==> flow/design.v <==
module AMBA_AXI_ram
#(
	parameter ID_WIDTH = 4,
	parameter ADDR_WIDTH = 8,
	parameter DATA_WIDTH = 16,
	parameter BRESP_WIDTH = 3,
	parameter WR_MEM_DELAY = 0,
	parameter RD_MEM_DELAY = 0
)
(
	clk,
	rst_n,
	s_axi_awvalid,
	s_axi_awready,
	s_axi_awid,
	s_axi_awaddr,
	s_axi_awlen,
	s_axi_awsize,
	s_axi_awburst, 							 
	s_axi_wvalid,
	s_axi_wready,
	s_axi_wdata,
	s_axi_wstrb, 
	s_axi_wlast,
	s_axi_bvalid,
	s_axi_bready,
	s_axi_bid,
	s_axi_bresp,
	s_axi_arvalid,
	s_axi_arready,
	s_axi_arid,
	s_axi_araddr,
	s_axi_arlen,
	s_axi_arsize,
	s_axi_arburst,
	s_axi_rvalid,
	s_axi_rready,
	s_axi_rid,
	s_axi_rdata,
	s_axi_rresp,
	s_axi_rlast
);
parameter STROBE_WIDTH = DATA_WIDTH/8;
parameter W_STATE_IDLE = 2'd0;
parameter W_STATE_BRUST = 2'd1;
parameter W_STATE_RESPON = 2'd2;
parameter R_STATE_IDLE = 1'd0;
parameter R_STATE_BRUST = 1'd1;
parameter MEM_ADDR_SIZE = ADDR_WIDTH - $clog2(STROBE_WIDTH);  
input 								clk, rst_n;
input 								s_axi_awvalid;
output reg 							s_axi_awready;
input [ID_WIDTH - 1 : 0] 			s_axi_awid;
input [ADDR_WIDTH - 1 : 0] 			s_axi_awaddr;
input [7:0] 						s_axi_awlen;
input [2:0] 						s_axi_awsize;
input [1:0] 						s_axi_awburst; 
input 								s_axi_wvalid;
output reg 							s_axi_wready;
input [DATA_WIDTH - 1 : 0] 			s_axi_wdata;
input [STROBE_WIDTH - 1 : 0]		s_axi_wstrb;
input 								s_axi_wlast;
output reg	 						s_axi_bvalid;
input 								s_axi_bready;
output [ID_WIDTH - 1 : 0] 			s_axi_bid;
output [BRESP_WIDTH - 1 : 0] 		s_axi_bresp;
input 								s_axi_arvalid;
output reg							s_axi_arready;
input [ID_WIDTH - 1 : 0] 			s_axi_arid;
input [ADDR_WIDTH - 1 : 0] 			s_axi_araddr;
input [7:0]							s_axi_arlen;
input [2:0]							s_axi_arsize;
input [1:0]							s_axi_arburst;
output reg							s_axi_rvalid;
input 								s_axi_rready;
output [ID_WIDTH - 1 : 0] 			s_axi_rid;
output reg [DATA_WIDTH - 1 : 0]		s_axi_rdata;
output [BRESP_WIDTH - 1 : 0]		s_axi_rresp;
output reg							s_axi_rlast;
integer i;
reg [1:0] W_state, W_next_state;  
reg R_state, R_next_state;
reg [DATA_WIDTH - 1 : 0] mem[(1 << MEM_ADDR_SIZE) - 1 : 0];  
reg [1+$clog2(WR_MEM_DELAY) : 0] wr_mem_delay_cnt;
reg [1+$clog2(RD_MEM_DELAY) : 0] rd_mem_delay_cnt;
wire wr_mem_done, rd_mem_done;
reg [ID_WIDTH - 1 : 0] 			s_axi_awid_reg;
reg [ADDR_WIDTH - 1 : 0] 		s_axi_awaddr_reg;
reg [2:0] 						s_axi_awsize_reg;
reg [1:0] 						s_axi_awburst_reg;
reg [7:0] wdata_index_cnt;
wire [MEM_ADDR_SIZE - 1 : 0] 	awaddr_mem, araddr_mem;
wire wr_data_hand_en, rd_data_hand_en;
reg [ID_WIDTH - 1 : 0] 			s_axi_arid_reg;
reg [ADDR_WIDTH - 1 : 0] 		s_axi_araddr_reg;
reg [2:0] 						s_axi_arsize_reg;
reg [1:0] 						s_axi_arburst_reg;
reg [7:0] rdata_index_cnt;
always@(*)begin
    case(W_state)
        W_STATE_IDLE:begin
			if(s_axi_awvalid && s_axi_awready)
				W_next_state = W_STATE_BRUST;
			else
				W_next_state = W_STATE_IDLE;
        end
        W_STATE_BRUST:begin
			if(wdata_index_cnt > 0 || ~wr_mem_done)
				W_next_state = W_STATE_BRUST;
			else
				W_next_state = W_STATE_RESPON;
        end
        W_STATE_RESPON:begin
            if(s_axi_bready)
				W_next_state = W_STATE_IDLE;
			else
				W_next_state = W_STATE_RESPON;
        end
		  default: W_next_state = W_STATE_IDLE;
    endcase
end
always@(posedge clk, negedge rst_n)begin
    if(~rst_n)begin
        W_state <= W_STATE_IDLE;
    end
    else begin
        W_state <= W_next_state;
    end
end
always@(posedge clk, negedge rst_n)begin
    if(~rst_n)begin
		  s_axi_awid_reg 	<= 0;
		  s_axi_awsize_reg	<= 0;
		  s_axi_awburst_reg	<= 0;
    end
    else begin
		if(W_state == W_STATE_IDLE & s_axi_awvalid & s_axi_awready)begin
			  s_axi_awid_reg 	<= s_axi_awid;
			  s_axi_awsize_reg	<= s_axi_awsize < ($clog2(STROBE_WIDTH)) ? s_axi_awsize : ($clog2(STROBE_WIDTH));
			  s_axi_awburst_reg	<= s_axi_awburst;
		end
    end
end
always@(posedge clk, negedge rst_n)begin
    if(~rst_n)begin
        wdata_index_cnt <= 0;
    end
    else begin
		if(W_state == W_STATE_IDLE && s_axi_awvalid && s_axi_awready)
			wdata_index_cnt <= s_axi_awlen;
		else if(wr_data_hand_en)
			wdata_index_cnt <= wdata_index_cnt - 1;
    end
end
always@(posedge clk, negedge rst_n)begin
    if(~rst_n)begin
        s_axi_awaddr_reg <= 0;
    end
    else begin
        if(W_state == W_STATE_IDLE && s_axi_awvalid && s_axi_awready)
			s_axi_awaddr_reg <= s_axi_awaddr;
		else if(wr_data_hand_en && wdata_index_cnt > 1 && s_axi_awburst_reg != 2'b00)
			s_axi_awaddr_reg <= s_axi_awaddr_reg + (1 << s_axi_awsize_reg);
    end
end
assign awaddr_mem = s_axi_awaddr_reg >> ($clog2(STROBE_WIDTH));
always@(posedge clk, negedge rst_n)begin
    if(~rst_n)begin
        s_axi_awready <= 0;
    end
    else begin
        if(W_state == W_STATE_IDLE)
			s_axi_awready <= 1;
		else
			s_axi_awready <= 0;
    end
end
assign wr_data_hand_en = (W_state == W_STATE_BRUST && s_axi_wready && s_axi_wvalid);
assign wr_mem_done = wr_mem_delay_cnt == WR_MEM_DELAY;
always@(posedge clk, negedge rst_n)begin
    if(~rst_n)begin
        s_axi_wready <= 0;
    end
    else begin
        if (W_state == W_STATE_IDLE && W_next_state == W_STATE_BRUST || W_state == W_STATE_BRUST && W_next_state != W_STATE_RESPON && wr_mem_done)
			s_axi_wready <= 1;
		else
			s_axi_wready <= 0;
    end
end
always@(posedge clk, negedge rst_n)begin
    if(~rst_n)begin
        wr_mem_delay_cnt <= 0;
    end
    else begin
		if(wr_mem_done)
			wr_mem_delay_cnt <= 0; 
		else if(wr_data_hand_en || W_state == W_STATE_BRUST && wr_mem_delay_cnt > 0)
        	wr_mem_delay_cnt <= wr_mem_delay_cnt + 1;
    end
end
always@(posedge clk, negedge rst_n)begin
    if(~rst_n)begin
        s_axi_bvalid <= 0;
    end
    else begin
        if (W_state != W_STATE_RESPON )
			s_axi_bvalid <= 0;
		else
			s_axi_bvalid <= 1;
    end
end
assign s_axi_bid = s_axi_awid_reg;
assign s_axi_bresp = {BRESP_WIDTH{1'b0}};
always@(*)begin
    case(R_state)
        R_STATE_IDLE:begin
			if(s_axi_arvalid && s_axi_arready)
				R_next_state = R_STATE_BRUST;
			else
				R_next_state = R_STATE_IDLE;
        end
        R_STATE_BRUST:begin
			if(rdata_index_cnt > 1 || ~rd_mem_done)
				R_next_state = R_STATE_BRUST;
			else
				R_next_state = R_STATE_IDLE;
        end
		default: R_next_state = R_STATE_IDLE;
    endcase
end
always@(posedge clk, negedge rst_n)begin
    if(~rst_n)begin
        R_state <= R_STATE_IDLE;
    end
    else begin
        R_state <= R_next_state;
    end
end
always@(posedge clk, negedge rst_n)begin
    if(~rst_n)begin
		  s_axi_arid_reg 	<= 0;
		  s_axi_arsize_reg	<= 0;
		  s_axi_arburst_reg	<= 0;
    end
    else begin
		if(R_state == R_STATE_IDLE & s_axi_arvalid & s_axi_arready)begin
			  s_axi_arid_reg 	<= s_axi_arid;
			  s_axi_arsize_reg	<= s_axi_arsize < ($clog2(STROBE_WIDTH)) ? s_axi_arsize : ($clog2(STROBE_WIDTH));
			  s_axi_arburst_reg	<= s_axi_arburst;
		end
    end
end
always@(posedge clk, negedge rst_n)begin
    if(~rst_n)begin
        rdata_index_cnt <= 0;
    end
    else begin
		if(R_state == R_STATE_IDLE && s_axi_arvalid && s_axi_arready)
			rdata_index_cnt <= s_axi_arlen;
		else if(rd_data_hand_en && rd_mem_done)
			rdata_index_cnt <= rdata_index_cnt - 1;
    end
end
always@(posedge clk, negedge rst_n)begin
    if(~rst_n)begin
        s_axi_araddr_reg <= 0;
    end
    else begin
        if(R_state == R_STATE_IDLE && s_axi_arvalid && s_axi_arready)
			s_axi_araddr_reg <= s_axi_araddr;
		else if(rd_data_hand_en && rd_mem_done && s_axi_arburst_reg != 2'b00)
			s_axi_araddr_reg <= s_axi_araddr_reg + (1 << s_axi_arsize_reg);
    end
end
assign araddr_mem = s_axi_araddr_reg >> ($clog2(STROBE_WIDTH));
always@(posedge clk, negedge rst_n)begin
    if(~rst_n)begin
        s_axi_arready <= 0;
    end
    else begin
        if(R_state == R_STATE_IDLE)
			s_axi_arready <= 1;
		else
			s_axi_arready <= 0;
    end
end
assign rd_data_hand_en = (R_state == R_STATE_BRUST && s_axi_rready);
assign rd_mem_done = rd_mem_delay_cnt == RD_MEM_DELAY;
always@(posedge clk, negedge rst_n)begin
    if(~rst_n)begin
        s_axi_rvalid <= 0;
    end
    else begin
        if (R_state == R_STATE_BRUST && rd_mem_done)
			s_axi_rvalid <= 1;
		else
			s_axi_rvalid <= 0;
    end
end
always@(posedge clk, negedge rst_n)begin
    if(~rst_n)begin
        rd_mem_delay_cnt <= 0;
    end
    else begin
		if(rd_mem_done)
			rd_mem_delay_cnt <= 0; 
		else if(rd_data_hand_en || R_state == R_STATE_BRUST && rd_mem_delay_cnt > 0)
        	rd_mem_delay_cnt <= rd_mem_delay_cnt + 1;
    end
end
assign s_axi_rid = s_axi_arid_reg;
assign s_axi_rresp = {BRESP_WIDTH{1'b0}};
always@(posedge clk, negedge rst_n)begin
    if(~rst_n)begin
        s_axi_rdata <= 0;
    end
    else begin
		if(rd_data_hand_en && rd_mem_done)
        	s_axi_rdata <= mem[araddr_mem];
    end
end
always@(posedge clk, negedge rst_n)begin
    if(~rst_n)begin
        s_axi_rlast <= 0;
    end
    else begin
		if(rdata_index_cnt == 1 && rd_mem_done)
        	s_axi_rlast <= 1;
		else
			s_axi_rlast <= 0;
    end
end
always@(posedge clk, negedge rst_n)begin
    if(~rst_n)begin
        for	(i=0; i<(1 << MEM_ADDR_SIZE);i=i+1)
			mem[i] <= 0;
    end
    else begin
        for(i=0; i<STROBE_WIDTH; i=i+1)begin
			if(wr_data_hand_en & s_axi_wstrb[i])
				mem[awaddr_mem][8*(i+1)-1 -: 8] <= s_axi_wdata[8*(i+1)-1 -: 8];
		end
    end
end
endmodule 
Reports on AMBA_AXI_ram

Tool output for the design above, in the order of the flow.
Line numbers count from 1 in the design file above.
Cell names lack the library's common part.
Not given: -

Top module: AMBA_AXI_ram
Clock: clk
Cell library: sky130hd
Library corner: tt_025C_1v80

Word-level counts

Counts by Yosys on the flattened word-level netlist (proc, flatten, opt, wreduce). Print and check cells are left out. Cells with the same type and inputs are merged into one.

Order comparisons: 7
Eq/ne operators: 260
Multiplexer cells: 28
Reduce/logical cells: 294
Add/subtract/negate cells: 6
Bitwise gates (word level): 9
Shift-type cells: 2

Operator list:

| cell                                                                             | count |
| 16-bit parallel mux with 128-bit select                                          | 1 |
| 7-bit == test (second input constant)                                            | 128 |
| 2-bit AND reduction                                                              | 256 |
| 7-bit by 6-bit == test with 1-bit output (second input constant)                 | 64 |
| 7-bit by 5-bit == test with 1-bit output (second input constant)                 | 32 |
| 7-bit by 4-bit == test with 1-bit output (second input constant)                 | 16 |
| 8-bit two-way mux                                                                | 8 |
| 7-bit by 3-bit == test with 1-bit output (second input constant)                 | 8 |
| 7-bit by 2-bit == test with 1-bit output (second input constant)                 | 4 |
| 8-bit by 1-bit greater-than comparator with 1-bit output (second input constant) | 3 |
| 1-bit logical AND                                                                | 20 |
| 1-bit by 3-bit << shifter with 8-bit output (first input constant)               | 2 |
| 2-bit nonzero test                                                               | 8 |
| 8-bit by 1-bit subtractor with 8-bit output (second input constant)              | 2 |
| 8-bit adder                                                                      | 2 |
| 7-bit by 1-bit == test with 1-bit output (second input constant)                 | 2 |
| 7-bit zero test                                                                  | 2 |
| 2-bit two-way mux                                                                | 6 |
| 1-bit two-way mux                                                                | 9 |
| 8-bit by 1-bit == test with 1-bit output (second input constant)                 | 1 |
| 1-bit bitwise AND                                                                | 6 |
| 2-bit zero test                                                                  | 3 |
| 3-bit by 1-bit less-than comparator with 1-bit output (second input constant)    | 2 |
| 2-bit parallel mux with 3-bit select                                             | 1 |
| 3-bit two-way mux                                                                | 2 |
| 1-bit logical OR                                                                 | 5 |
| 2-bit by 1-bit adder with 2-bit output (second input constant)                   | 2 |
| 2-bit by 1-bit greater-than comparator with 1-bit output (second input constant) | 2 |

Not listed: further kinds 5, cells in them 9.

Bits in registers: 2127
Output and inout bits: 36
Elaborated cells: 883
Input bits: 76

Depth

Depth = most cells in a row (Yosys ltp): at word level without a register or memory, in the mapped netlist without a sequential cell, where the memories' decode and read muxes count.

Depth in word-level cells: 10
ABC_AREA: 0
Depth in mapped cells: 13
Mapped depth without buffers: 11

Netlist

The flow's flattened synthesis, as Yosys stat reports it; memories are mapped. The netlist is that of the ABC_AREA named above (0 if unset); the other value can give another one.

Mapped flip-flops: 2128
Buffers: 553
Mapped cells: 7223
Mapped area: 94778.4 um^2

Cells by type:

| cell type | count |
| dfrtp_1   | 2127 |
| mux2_2    | 2070 |
| a22oi_1   | 554 |
| nand2_1   | 430 |
| clkbuf_1  | 402 |
| a32oi_1   | 103 |
| a22o_1    | 90 |
| nor2_1    | 199 |
| o22ai_1   | 113 |
| a222oi_1  | 62 |
| a221oi_1  | 56 |
| nand3_1   | 97 |
| nand4_1   | 76 |
| buf_2     | 94 |
| a21oi_1   | 83 |
| nor3_1    | 68 |
| o21ai_0   | 67 |
| nor4_1    | 47 |

Other cell types: 64; their cells: 485.

Path before layout

OpenSTA on the mapped netlist: ideal clock, no wires. The path of least setup slack (recovery checks aside). Input and output delay are each 20% of the period. Register names are those of the netlist, which keeps one name where synthesis merged equal registers.

Path kind: input -> register
Start: input port s_axi_wvalid
End: register mem[32][0]
Arrival time: 2.865 ns
Period: 5.5 ns
Path delay: 1.890 ns
Stages on the path: 7
Path slack: 2.511 ns
Input delay: 1.100 ns
Synthesis period reached: 2.989 ns

"path delay" = arrival - input delay + setup time.
"stages on the path": output pins that drive a net of the path, with the launching flip-flop's if there is one; two outputs of one cell count as two.
"synthesis period reached" is the clock period less the worst setup slack; recovery checks do not enter. This is arithmetic on one report: input and output delays are still those of the set period (20% each).
Between the ends stands the longest chain of elaborated cells between them, by number of cells; it is not shown to be the way that was timed. Of several equally long chains one is given.
A line is the first line of the expression or statement that the cell stems from. Yosys adds cells for indexed reads and writes and turns some case tables into memories.

Cell sequence: and3_1 -> clkbuf_1 -> nand3_1 -> nor3_1 -> clkbuf_1 -> nand2_1 -> mux2_2
Cells in the longest elaborated chain: 3
Elaborated cells on any way between the ends: 3

RTL lines, path after synthesis:

| element             | RTL line | text |
| start, declared     | 58       | `input s_axi_wvalid;` |
| 1-bit logical AND   | 178      | `assign wr_data_hand_en = (W_state == W_STATE_BRUST && s_axi_wready && s_axi_wvalid);` |
| 1-bit bitwise AND   | 341      | `if(wr_data_hand_en & s_axi_wstrb[i])` |
| 2-bit AND reduction | -        |  |
| end, assigned       | 337      | `mem[i] <= 0;` |
| end, assigned       | 342      | `mem[awaddr_mem][8*(i+1)-1 -: 8] <= s_axi_wdata[8*(i+1)-1 -: 8];` |
| end, declared       | 83       | `reg [DATA_WIDTH - 1 : 0] mem[(1 << MEM_ADDR_SIZE) - 1 : 0];` |

Worst path after layout

Path of least setup slack in the final report of record 1 (OpenROAD, finished layout, wires in). Where an end is a register, its clock arrival counts in the times.

Path kind: register -> register
Start: register s_axi_araddr_reg[4]
End: register s_axi_rdata[11]
Period: 6.16 ns
Arrival time: 5.74 ns
Stages on the path: 10
Path slack: 1.19 ns

Between the ends stands the longest chain of elaborated cells between them, by number of cells; it is not shown to be the way that was timed. Of several equally long chains one is given.
A register here has more assigning lines than the two given.

Cell sequence: dfrtp_4 -> or4b_1 -> buf_4 -> nor2_1 -> buf_4 -> a22oi_1 -> nand3_1 -> nor4_1 -> and3_1 -> a41oi_1
Cells in the longest elaborated chain: 2
Elaborated cells on any way between the ends: 129

RTL lines, path after layout:

| element                                 | RTL line | text |
| start, declared                         | 95       | `reg [ADDR_WIDTH - 1 : 0] s_axi_araddr_reg;` |
| start, assigned                         | 271      | `s_axi_araddr_reg <= s_axi_araddr;` |
| start, assigned                         | 273      | `s_axi_araddr_reg <= s_axi_araddr_reg + (1 << s_axi_arsize_reg);` |
| 7-bit == test                           | 320      | `s_axi_rdata <= mem[araddr_mem];` |
| 16-bit parallel mux with 128-bit select | 320      |  |
| end, assigned                           | 316      | `s_axi_rdata <= 0;` |
| end, assigned                           | 320      |  |
| end, declared                           | 77       | `output reg [DATA_WIDTH - 1 : 0] s_axi_rdata;` |

Ticket comment

Settings and measured results of 3 stored flow runs for module AMBA_AXI_ram (sky130hd), not sorted in any way. The constraints put input and output delay at 20% of the set period each and load the outputs with 0.01 pF.
By "clock period achieved" is meant the clock period of the run minus its worst setup slack. This is arithmetic on one report: input and output delays are still those of the set period (20% each).
"worst path time" means the part of the period allowed to the worst setup path (the constraints hold back 20% at inputs and 20% at outputs) less its slack; where the path has registers, the arrival times of their clocks count too.
"power" is the tool's figure for a default switching activity; nothing was simulated.

## Record 1

==> flow/run.sh <==
#!/bin/bash
# the make line also repeats the synthesis and layout settings of config.mk as NAME=value (left out here)
make -C /OpenROAD-flow-scripts/flow DESIGN_CONFIG=/design/flow/config.mk WORK_HOME=/design/flow/orfs CLKGATE_MAP_FILE= finish
==> flow/config.mk <==
export PLATFORM = sky130hd
export DESIGN_NAME = AMBA_AXI_ram
export DESIGN_NICKNAME = AMBA_AXI_ram
export VERILOG_FILES = /design/flow/design.v
export SDC_FILE = /design/flow/constraint.sdc
export NUM_CORES = 4
export LEC_CHECK = 0
export CAP_MARGIN = 0
export CELL_PAD_IN_SITES_DETAIL_PLACEMENT = 2
export CELL_PAD_IN_SITES_GLOBAL_PLACEMENT = 2
export CORE_ASPECT_RATIO = 0.81
export CORE_MARGIN = 2
export CORE_UTILIZATION = 40
export HOLD_SLACK_MARGIN = -0.04
export MAX_ROUTING_LAYER = met4
export SETUP_SLACK_MARGIN = 1.2
export SLEW_MARGIN = 20
export TNS_END_PERCENT = 80
==> flow/constraint.sdc <==
create_clock -name core_clock -period 6.16 [get_ports {clk}]
set_input_delay 1.2320 -clock core_clock [delete_from_list [all_inputs] [get_ports {clk}]]
set_output_delay 1.2320 -clock core_clock [all_outputs]
set_load 0.01 [all_outputs]

| result of record 1 | value |
|---|---|
| full die area | 240878.0 um^2 |
| netlist area reported by Yosys | 94778.4 um^2 |
| area of the standard cells in the finished layout | 111159.0 um^2 |
| power | 40.069 mW |
| clock period achieved | 4.974 ns |
| post-route utilization | 47.3% |
| worst path time | 4.97 ns |
| critical path kind | register -> register |
| worst setup slack after layout | 1.186 ns |
| total negative slack on setup checks | 0.000 ns |

## Record 2

==> flow/run.sh <==
#!/bin/bash
# the make line also repeats the synthesis and layout settings of config.mk as NAME=value (left out here)
make -C /OpenROAD-flow-scripts/flow DESIGN_CONFIG=/design/flow/config.mk WORK_HOME=/design/flow/orfs CLKGATE_MAP_FILE= finish
==> flow/config.mk <==
export PLATFORM = sky130hd
export DESIGN_NAME = AMBA_AXI_ram
export DESIGN_NICKNAME = AMBA_AXI_ram
export VERILOG_FILES = /design/flow/design.v
export SDC_FILE = /design/flow/constraint.sdc
export NUM_CORES = 4
export LEC_CHECK = 0
export CAP_MARGIN = 10
export CORE_MARGIN = 2
export CORE_UTILIZATION = 40
export MAX_ROUTING_LAYER = met4
export SLEW_MARGIN = 20
==> flow/constraint.sdc <==
create_clock -name core_clock -period 6.16 [get_ports {clk}]
set_input_delay 1.2320 -clock core_clock [delete_from_list [all_inputs] [get_ports {clk}]]
set_output_delay 1.2320 -clock core_clock [all_outputs]
set_load 0.01 [all_outputs]

| result of record 2 | value |
|---|---|
| full die area | 240855.0 um^2 |
| netlist area reported by Yosys | 94778.4 um^2 |
| area of the standard cells in the finished layout | 108582.0 um^2 |
| power | 38.420 mW |
| clock period achieved | 5.323 ns |
| post-route utilization | 46.1% |
| worst path time | 5.32 ns |
| critical path kind | register -> register |
| worst setup slack after layout | 0.837 ns |
| total negative slack on setup checks | 0.000 ns |

## Record 3

==> flow/run.sh <==
#!/bin/bash
# the make line also repeats the synthesis and layout settings of config.mk as NAME=value (left out here)
make -C /OpenROAD-flow-scripts/flow DESIGN_CONFIG=/design/flow/config.mk WORK_HOME=/design/flow/orfs CLKGATE_MAP_FILE= finish
==> flow/config.mk <==
export PLATFORM = sky130hd
export DESIGN_NAME = AMBA_AXI_ram
export DESIGN_NICKNAME = AMBA_AXI_ram
export VERILOG_FILES = /design/flow/design.v
export SDC_FILE = /design/flow/constraint.sdc
export NUM_CORES = 4
export LEC_CHECK = 0
export ABC_AREA = 0
export CAP_MARGIN = 20
export CELL_PAD_IN_SITES_DETAIL_PLACEMENT = 0
export CORE_MARGIN = 2
export CORE_UTILIZATION = 30
export CTS_CLUSTER_DIAMETER = 167
export CTS_CLUSTER_SIZE = 25
export GPL_ROUTABILITY_DRIVEN = 1
export PLACE_DENSITY_LB_ADDON = 0.13
export SLEW_MARGIN = 20
==> flow/constraint.sdc <==
create_clock -name core_clock -period 3.53 [get_ports {clk}]
set_input_delay 0.7060 -clock core_clock [delete_from_list [all_inputs] [get_ports {clk}]]
set_output_delay 0.7060 -clock core_clock [all_outputs]
set_load 0.01 [all_outputs]

| result of record 3 | value |
|---|---|
| full die area | 320441.0 um^2 |
| netlist area reported by Yosys | 94778.4 um^2 |
| area of the standard cells in the finished layout | 112956.0 um^2 |
| power | 58.155 mW |
| clock period achieved | 3.614 ns |
| post-route utilization | 35.9% |
| worst path time | 3.61 ns |
| critical path kind | register -> register |
| worst setup slack after layout | -0.084 ns |
| total negative slack on setup checks | -0.109 ns |
